==> flow/design.v <==
`timescale 1ns/10ps
module ELA(clk, rst, ready, in_data, data_rd, req, wen, addr, data_wr, done);
	input				clk;
	input				rst;
	input				ready;
	input		[7:0]	in_data;
	input		[7:0]	data_rd;
	output reg			req;
	output reg			wen;
	output reg	[12:0]	addr;
	output reg	[7:0]	data_wr;
	output reg			done;
localparam IDLE = 3'd0, LOAD = 3'd1, OUT_PINK = 3'd2, OUT_BLUE = 3'd3, FINISH = 3'd4;
reg [2:0] state, next_state;
reg [5:0] count_row;
reg [6:0] count_column;
reg [7:0] U [0:127];	 
reg [7:0] L [0:127];	 
reg [7:0] D1, D2, D3;
integer i;
wire last_col = (count_column == 7'd127);
wire shift_in = (state == LOAD) || (state == OUT_PINK && !last_col);
wire rotate   = (state == OUT_BLUE);
function [7:0] avg;
	input [7:0] a, b;
	reg [8:0] s;
	begin
		s = {1'b0, a} + {1'b0, b};
		avg = s[8:1];
	end
endfunction
function [7:0] absd;
	input [7:0] a, b;
	begin
		absd = (a >= b) ? a - b : b - a;
	end
endfunction
always @(*) begin
	next_state = state;
	case(state)
		IDLE:     if(ready) next_state = LOAD;
		LOAD:     next_state = OUT_PINK;
		OUT_PINK: if(last_col) next_state = (count_row < 6'd2) ? LOAD : OUT_BLUE;
		OUT_BLUE: if(last_col) next_state = (count_row == 6'd32) ? FINISH : LOAD;
		default:  next_state = state;
	endcase
end
always @(posedge clk or posedge rst) begin
	if(rst) begin
		state <= IDLE;
		count_row <= 6'd0;
		count_column <= 7'd0;
	end
	else begin
		state <= next_state;
		if(state == LOAD)
			count_row <= count_row + 6'd1;
		if(state == OUT_PINK || state == OUT_BLUE)
			count_column <= count_column + 7'd1;
		else
			count_column <= 7'd0;
	end
end
always @(posedge clk) begin
	if(shift_in || rotate) begin
		for(i = 0; i < 127; i = i + 1) begin
			U[i] <= U[i + 1];
			L[i] <= L[i + 1];
		end
		U[127] <= rotate ? U[0] : L[0];
		L[127] <= rotate ? L[0] : in_data;
	end
	if(rotate) begin
		D1 <= absd(U[0], L[2]);
		D2 <= absd(U[1], L[1]);
		D3 <= absd(U[2], L[0]);
	end
end
reg [7:0] x, y, a, b, m, blue;
always @(*) begin
	x = U[0];
	y = L[0];
	if((D2 <= D1) && (D2 <= D3)) begin
		a = U[0]; b = L[0];
	end
	else if((D1 <= D2) && (D1 <= D3)) begin
		a = U[127]; b = L[1];
	end
	else begin
		a = U[1]; b = L[127];
	end
	if(count_column == 7'd0 || last_col) begin
		a = U[0]; b = L[0];
	end
	m = avg(a, b);
	if(((x >= m) && (x < y)) || ((x < m) && (x >= y)))
		blue = x;
	else if(((y >= m) && (y < x)) || ((y < m) && (y >= x)))
		blue = y;
	else
		blue = m;
end
always @(*) begin
	req = (state == LOAD);
	wen = (state == OUT_PINK) || (state == OUT_BLUE);
	done = (state == FINISH);
	addr = 13'd0;
	data_wr = 8'd0;
	if(state == OUT_PINK) begin
		addr = {count_row[4:0] - 5'd1, 1'b0, count_column};
		data_wr = L[127];
	end
	else if(state == OUT_BLUE) begin
		addr = {count_row[4:0] - 5'd2, 1'b1, count_column};
		data_wr = blue;
	end
end
endmodule
## Tool chain data of ELA

What the tools print for ELA, step after step.
Line numbers count from 1 in the design file above.
Library cell names are shortened.
The mark -- stands for no value.

- Top: ELA
- Clock: clk
- Standard-cell library: sky130hd
- Library corner: tt_025C_1v80

## Word-level counts

Counts by Yosys on the flattened word-level netlist (proc, flatten, opt, wreduce). Print and check cells are left out. Cells with the same type and inputs are merged into one.

- $lt $le $gt $ge: 16
- $add $sub $neg: 11
- Multiplexer cells: 24
- Reduce/logical cells: 18
- Equal/unequal tests: 9

Operators with widths:

| operator | count |
|---|---|
| 8-bit two-way mux | 15 |
| 8-bit greater-or-equal comparator | 7 |
| 8-bit subtractor | 6 |
| 8-bit less-or-equal comparator | 4 |
| 8-bit < comparator | 4 |
| 13-bit two-way mux | 2 |
| 3-bit case mux with 4-bit select | 1 |
| 3-bit two-way mux | 4 |
| 8-bit by 8-bit adder with 9-bit output | 1 |
| 1-bit logical AND | 7 |
| 7-bit by 1-bit adder with 7-bit output with constant B | 1 |
| 7-bit equality test with constant B | 1 |
| 7-bit logical NOT | 1 |
| 7-bit two-way mux | 1 |
| 1-bit logical OR | 6 |
| 2-bit inequality test with constant B | 3 |
| 3-bit by 2-bit equality test with 1-bit output with constant B | 2 |
| 6-bit by 1-bit adder with 6-bit output with constant B | 1 |
| 6-bit by 2-bit < comparator with 1-bit output with constant B | 1 |
| 6-bit equality test with constant B | 1 |
| 5-bit by 1-bit subtractor with 5-bit output with constant B | 1 |
| 5-bit by 2-bit subtractor with 5-bit output with constant B | 1 |
| 4-bit AND reduction | 1 |
| 4-bit nonzero test | 1 |
| 3-bit by 1-bit equality test with 1-bit output with constant B | 1 |
| 3-bit equality test with constant B | 1 |
| 3-bit logical NOT | 1 |
| 2-bit two-way mux | 1 |
| 1-bit logical NOT | 1 |

- Register bits after elaboration: 2,088
- Input port bits: 19
- Output and inout port bits: 24

## Depth

Depth = most cells in a row (Yosys ltp): at word level without a register or memory, in the mapped netlist without a sequential cell, where the memories' decode and read muxes count.

- Depth after elaboration: 13
- ABC_AREA: 1
- Depth in mapped cells: 40

## Netlist

Source: synth_stat.txt of the flow (Yosys; design flattened, memories mapped). It holds for the ABC_AREA given above (unset counts as 0); a run with the other value may have another netlist.
Totals and module areas in this step are rounded.

- Cell area after synthesis: 0.0674 mm²
- Mapped flip-flops: 2,090
- Sequential part of the area: 0.0627 mm²
- Mapped cells: 2,908

Cell types:

| cell type | count |
|---|---|
| edfxtp_1 | 2,072 |
| ha_1 | 101 |
| nand2_1 | 176 |
| inv_1 | 152 |
| dfrtp_1 | 17 |
| a21oi_1 | 68 |
| nor2_1 | 76 |
| nand3_1 | 54 |
| o21ai_0 | 45 |
| xor2_1 | 22 |
| fa_1 | 7 |
| nand2_4 | 6 |
| xnor2_1 | 7 |
| mux2i_1 | 6 |
| nand2_2 | 9 |
| nor3_1 | 11 |
| a211oi_1 | 7 |
| a21o_1 | 7 |

Other cell types: 24; their cells: 65.

## Path before layout

Path of least setup slack by OpenSTA after synthesis, without wires, with an ideal clock, recovery checks aside; 20% of the period is set as input and as output delay. Where synthesis merged equal registers, the netlist keeps one of their names.

- Path kind: register to register
- Start: register count_column[0]
- End: register L[0][0]
- Arrival: 25.409 ns
- Data required time: 6.895 ns
- Path delay: 27.014 ns
- Clock period: 8.5 ns
- Launch time at the first pin: 0.000 ns
- Stages: 10
- Slack: -18.515 ns
- Setup time: 1.605 ns
- Path buffers: 0
- Period reached after synthesis: 27.015 ns

"path delay" = arrival - input delay + setup time.
"stages": output pins that drive a net of the path, with the launching flip-flop's if there is one; two outputs of one cell count as two.
"period reached after synthesis" is the clock period less the worst setup slack; recovery checks do not enter. This is arithmetic on one report: input and output delays are still those of the set period (20% each).
The rows between start and end are the longest chain of elaborated cells between them; the timing report does not say that the signal goes this way. Where chains are equally long, one stands for them.
A line is the first line of the expression or statement that the cell stems from. Yosys adds cells for indexed reads and writes and turns some case tables into memories.
A register here has more assigning lines than the two given.

- Cell sequence: dfrtp_1 ha_1 nand2_1 inv_2 nand2_2 nor2_2 nand3_2 inv_1 o21bai_1 or2_2
- Cells in the longest elaborated chain: 5
- Elaborated cells between the ends (all ways): 5
- Those cells by class: eq/ne: 1; reduce/logical: 4

Ends and longest elaborated chain, post-synthesis:

| what | RTL line | text |
|---|---|---|
| from (decl) | 16 | `reg [6:0] count_column;` |
| from (assign) | 52 | `count_column <= 7'd0;` |
| from (assign) | 59 | `count_column <= count_column + 7'd1;` |
| 7-bit equality test | 21 | `wire last_col = (count_column == 7'd127);` |
| 1-bit logical NOT | 22 | `wire shift_in = (state == LOAD) \|\| (state == OUT_PINK && !last_col);` |
| 1-bit logical AND | 22 |  |
| 1-bit logical OR | 22 |  |
| 1-bit logical OR | 65 | `if(shift_in \|\| rotate) begin` |
| to (assign) | 68 | `L[i] <= L[i + 1];` |
| to (decl) | 18 | `reg [7:0] L [0:127];` |

## Worst path after layout

Path of least setup slack in the final report of run 1 (OpenROAD, finished layout, wires in). Where an end is a register, its clock arrival counts in the times.

- Path kind: register to output
- Start: register D1[7]
- End: output data_wr[7]
- Slack: 0.09 ns
- Arrival: 7.16 ns
- Data required time: 7.25 ns
- Stages: 33
- Launch time at the first pin: 0.76 ns
- Path buffers: 3
- Clock period: 9.06 ns

The rows between start and end are the longest chain of elaborated cells between them; the timing report does not say that the signal goes this way. Where chains are equally long, one stands for them.

- Cell sequence: edfxtp_1 ha_1 a21o_1 nor2_2 nand3_1 a21oi_2 clkbuf_1 clkbuf_1 a21oi_1 fa_1 nand3_1 nand2_1 a21o_1 a21oi_1 inv_1 nand2_1 inv_1 nor2_1 nor2_1 nor2_1 ha_1 nand3_1 nand2_1 clkinv_1 nand2_1 nor2_2 nand2_4 nand2_4 nand2_1 nand3_1 nand2_1 nand2_1 clkdlybuf4s50_1
- Cells in the longest elaborated chain: 13
- Elaborated cells between the ends (all ways): 26
- Those cells by class: add/sub: 1; compare: 7; mux: 10; reduce/logical: 8

Ends and longest elaborated chain, post-layout:

| what | RTL line | text |
|---|---|---|
| from (decl) | 19 | `reg [7:0] D1, D2, D3;` |
| from (assign) | 74 | `D1 <= absd(U[0], L[2]);` |
| 8-bit less-or-equal comparator | 86 | `else if((D1 <= D2) && (D1 <= D3)) begin` |
| 1-bit logical AND | 86 |  |
| 8-bit two-way mux | 86 |  |
| 8-bit two-way mux | 83 | `if((D2 <= D1) && (D2 <= D3)) begin` |
| 8-bit two-way mux | 92 | `if(count_column == 7'd0 \|\| last_col) begin` |
| 8-bit by 8-bit adder with 9-bit output | 28 | `s = {1'b0, a} + {1'b0, b};` |
| 8-bit greater-or-equal comparator | 98 | `else if(((y >= m) && (y < x)) \|\| ((y < m) && (y >= x)))` |
| 1-bit logical AND | 98 |  |
| 1-bit logical OR | 98 |  |
| 8-bit two-way mux | 98 |  |
| 8-bit two-way mux | 96 | `if(((x >= m) && (x < y)) \|\| ((x < m) && (x >= y)))` |
| 8-bit two-way mux | 113 | `else if(state == OUT_BLUE) begin` |
| 8-bit two-way mux | 109 | `if(state == OUT_PINK) begin` |
| to (decl) | 11 | `output reg [7:0] data_wr;` |

Data sheet: physical implementation of ELA

Record of 4 stored runs of the RTL-to-layout flow on ELA, platform sky130hd. The runs are unordered. Constraints: input delay and output delay 20% of the set period each, output load 0.01 pF.
"clock period reached" means the clock period less the worst setup slack. The figure is calculated, with input and output delays left at 20% of the set period.
By "time on the worst setup path" is meant the share of the clock period that the worst setup path is allowed (20% is reserved at inputs, 20% at outputs), minus its slack. Clock arrival times at its registers enter into it.
"power consumption": no workload was simulated; the value follows from the tool's default switching activity.
Values from the reports are rounded here.

### Run 1

==> flow/run.sh <==
#!/bin/bash
# the make line also repeats the synthesis and layout settings of config.mk as NAME=value (left out here)
make -C /OpenROAD-flow-scripts/flow DESIGN_CONFIG=/design/flow/config.mk WORK_HOME=/design/flow/orfs CLKGATE_MAP_FILE= finish
==> flow/config.mk <==
export PLATFORM = sky130hd
export DESIGN_NAME = ELA
export DESIGN_NICKNAME = ELA
export VERILOG_FILES = /design/flow/design.v
export SDC_FILE = /design/flow/constraint.sdc
export NUM_CORES = 4
export LEC_CHECK = 0
export ABC_AREA = 1
export CAP_MARGIN = 15
export CELL_PAD_IN_SITES_GLOBAL_PLACEMENT = 0
export CORE_ASPECT_RATIO = 0.61
export CORE_MARGIN = 7
export CORE_UTILIZATION = 40
export CTS_CLUSTER_SIZE = 37
export GPL_ROUTABILITY_DRIVEN = 1
export GPL_TIMING_DRIVEN = 0
export HOLD_SLACK_MARGIN = -0.07
export SETUP_SLACK_MARGIN = -0.47
export SLEW_MARGIN = 20
==> flow/constraint.sdc <==
create_clock -name core_clock -period 9.06 [get_ports {clk}]
set_input_delay 1.8120 -clock core_clock [delete_from_list [all_inputs] [get_ports {clk}]]
set_output_delay 1.8120 -clock core_clock [all_outputs]
set_load 0.01 [all_outputs]

Results of run 1:
- Worst hold slack in the final report: 0.371 ns
- Sum of negative setup slack: 0.000 ns
- Clock period reached: 8.975 ns
- Die area: 0.181 mm²
- Time on the worst setup path: 7.16 ns
- Kind of the worst setup path: register to output
- Standard-cell area of the final layout: 0.0771 mm²
- Post-layout utilization: 0.461
- Worst setup slack after layout: 0.085 ns
- Power consumption: 17,900 uW
- Area of the synthesized netlist: 0.0674 mm²

### Run 2

==> flow/run.sh <==
#!/bin/bash
# the make line also repeats the synthesis and layout settings of config.mk as NAME=value (left out here)
make -C /OpenROAD-flow-scripts/flow DESIGN_CONFIG=/design/flow/config.mk WORK_HOME=/design/flow/orfs CLKGATE_MAP_FILE= finish
==> flow/config.mk <==
export PLATFORM = sky130hd
export DESIGN_NAME = ELA
export DESIGN_NICKNAME = ELA
export VERILOG_FILES = /design/flow/design.v
export SDC_FILE = /design/flow/constraint.sdc
export NUM_CORES = 4
export LEC_CHECK = 0
export CAP_MARGIN = 20
export CORE_MARGIN = 2
export CORE_UTILIZATION = 40
export HOLD_SLACK_MARGIN = 0.24
export MIN_ROUTING_LAYER = met2
export SETUP_SLACK_MARGIN = -0.37
export SLEW_MARGIN = 20
==> flow/constraint.sdc <==
create_clock -name core_clock -period 8.5 [get_ports {clk}]
set_input_delay 1.7000 -clock core_clock [delete_from_list [all_inputs] [get_ports {clk}]]
set_output_delay 1.7000 -clock core_clock [all_outputs]
set_load 0.01 [all_outputs]

Results of run 2:
- Worst hold slack in the final report: 0.401 ns
- Sum of negative setup slack: -0.071 ns
- Clock period reached: 8.550 ns
- Die area: 0.172 mm²
- Time on the worst setup path: 6.85 ns
- Kind of the worst setup path: register to output
- Standard-cell area of the final layout: 0.0771 mm²
- Post-layout utilization: 0.461
- Worst setup slack after layout: -0.050 ns
- Power consumption: 19,600 uW
- Area of the synthesized netlist: 0.0675 mm²

### Run 3

==> flow/run.sh <==
#!/bin/bash
# the make line also repeats the synthesis and layout settings of config.mk as NAME=value (left out here)
make -C /OpenROAD-flow-scripts/flow DESIGN_CONFIG=/design/flow/config.mk WORK_HOME=/design/flow/orfs CLKGATE_MAP_FILE= finish
==> flow/config.mk <==
export PLATFORM = sky130hd
export DESIGN_NAME = ELA
export DESIGN_NICKNAME = ELA
export VERILOG_FILES = /design/flow/design.v
export SDC_FILE = /design/flow/constraint.sdc
export NUM_CORES = 4
export LEC_CHECK = 0
export CAP_MARGIN = 40
export CELL_PAD_IN_SITES_GLOBAL_PLACEMENT = 3
export CORE_MARGIN = 3
export CORE_UTILIZATION = 40
export GPL_ROUTABILITY_DRIVEN = 0
export GPL_TIMING_DRIVEN = 0
export HOLD_SLACK_MARGIN = 0.28
export MAX_ROUTING_LAYER = met4
export MIN_ROUTING_LAYER = met2
export SLEW_MARGIN = 20
export TNS_END_PERCENT = 40
==> flow/constraint.sdc <==
create_clock -name core_clock -period 8.5 [get_ports {clk}]
set_input_delay 1.7000 -clock core_clock [delete_from_list [all_inputs] [get_ports {clk}]]
set_output_delay 1.7000 -clock core_clock [all_outputs]
set_load 0.01 [all_outputs]

Results of run 3:
- Worst hold slack in the final report: 0.393 ns
- Sum of negative setup slack: 0.000 ns
- Clock period reached: 8.130 ns
- Die area: 0.174 mm²
- Time on the worst setup path: 6.43 ns
- Kind of the worst setup path: register to output
- Standard-cell area of the final layout: 0.0788 mm²
- Post-layout utilization: 0.471
- Worst setup slack after layout: 0.370 ns
- Power consumption: 20,100 uW
- Area of the synthesized netlist: 0.0675 mm²

### Run 4

==> flow/run.sh <==
#!/bin/bash
# the make line also repeats the synthesis and layout settings of config.mk as NAME=value (left out here)
make -C /OpenROAD-flow-scripts/flow DESIGN_CONFIG=/design/flow/config.mk WORK_HOME=/design/flow/orfs CLKGATE_MAP_FILE= finish
==> flow/config.mk <==
export PLATFORM = sky130hd
export DESIGN_NAME = ELA
export DESIGN_NICKNAME = ELA
export VERILOG_FILES = /design/flow/design.v
export SDC_FILE = /design/flow/constraint.sdc
export NUM_CORES = 4
export LEC_CHECK = 0
export ABC_AREA = 0
export CAP_MARGIN = 25
export CORE_MARGIN = 7
export CORE_UTILIZATION = 46
export PLACE_DENSITY_LB_ADDON = 0.26
export SLEW_MARGIN = 20
==> flow/constraint.sdc <==
create_clock -name core_clock -period 8.23 [get_ports {clk}]
set_input_delay 1.6460 -clock core_clock [delete_from_list [all_inputs] [get_ports {clk}]]
set_output_delay 1.6460 -clock core_clock [all_outputs]
set_load 0.01 [all_outputs]

Results of run 4:
- Worst hold slack in the final report: 0.390 ns
- Sum of negative setup slack: 0.000 ns
- Clock period reached: 7.868 ns
- Die area: 0.158 mm²
- Time on the worst setup path: 6.22 ns
- Kind of the worst setup path: register to output
- Standard-cell area of the final layout: 0.0769 mm²
- Post-layout utilization: 0.527
- Worst setup slack after layout: 0.362 ns
- Power consumption: 20,100 uW
- Area of the synthesized netlist: 0.0675 mm²
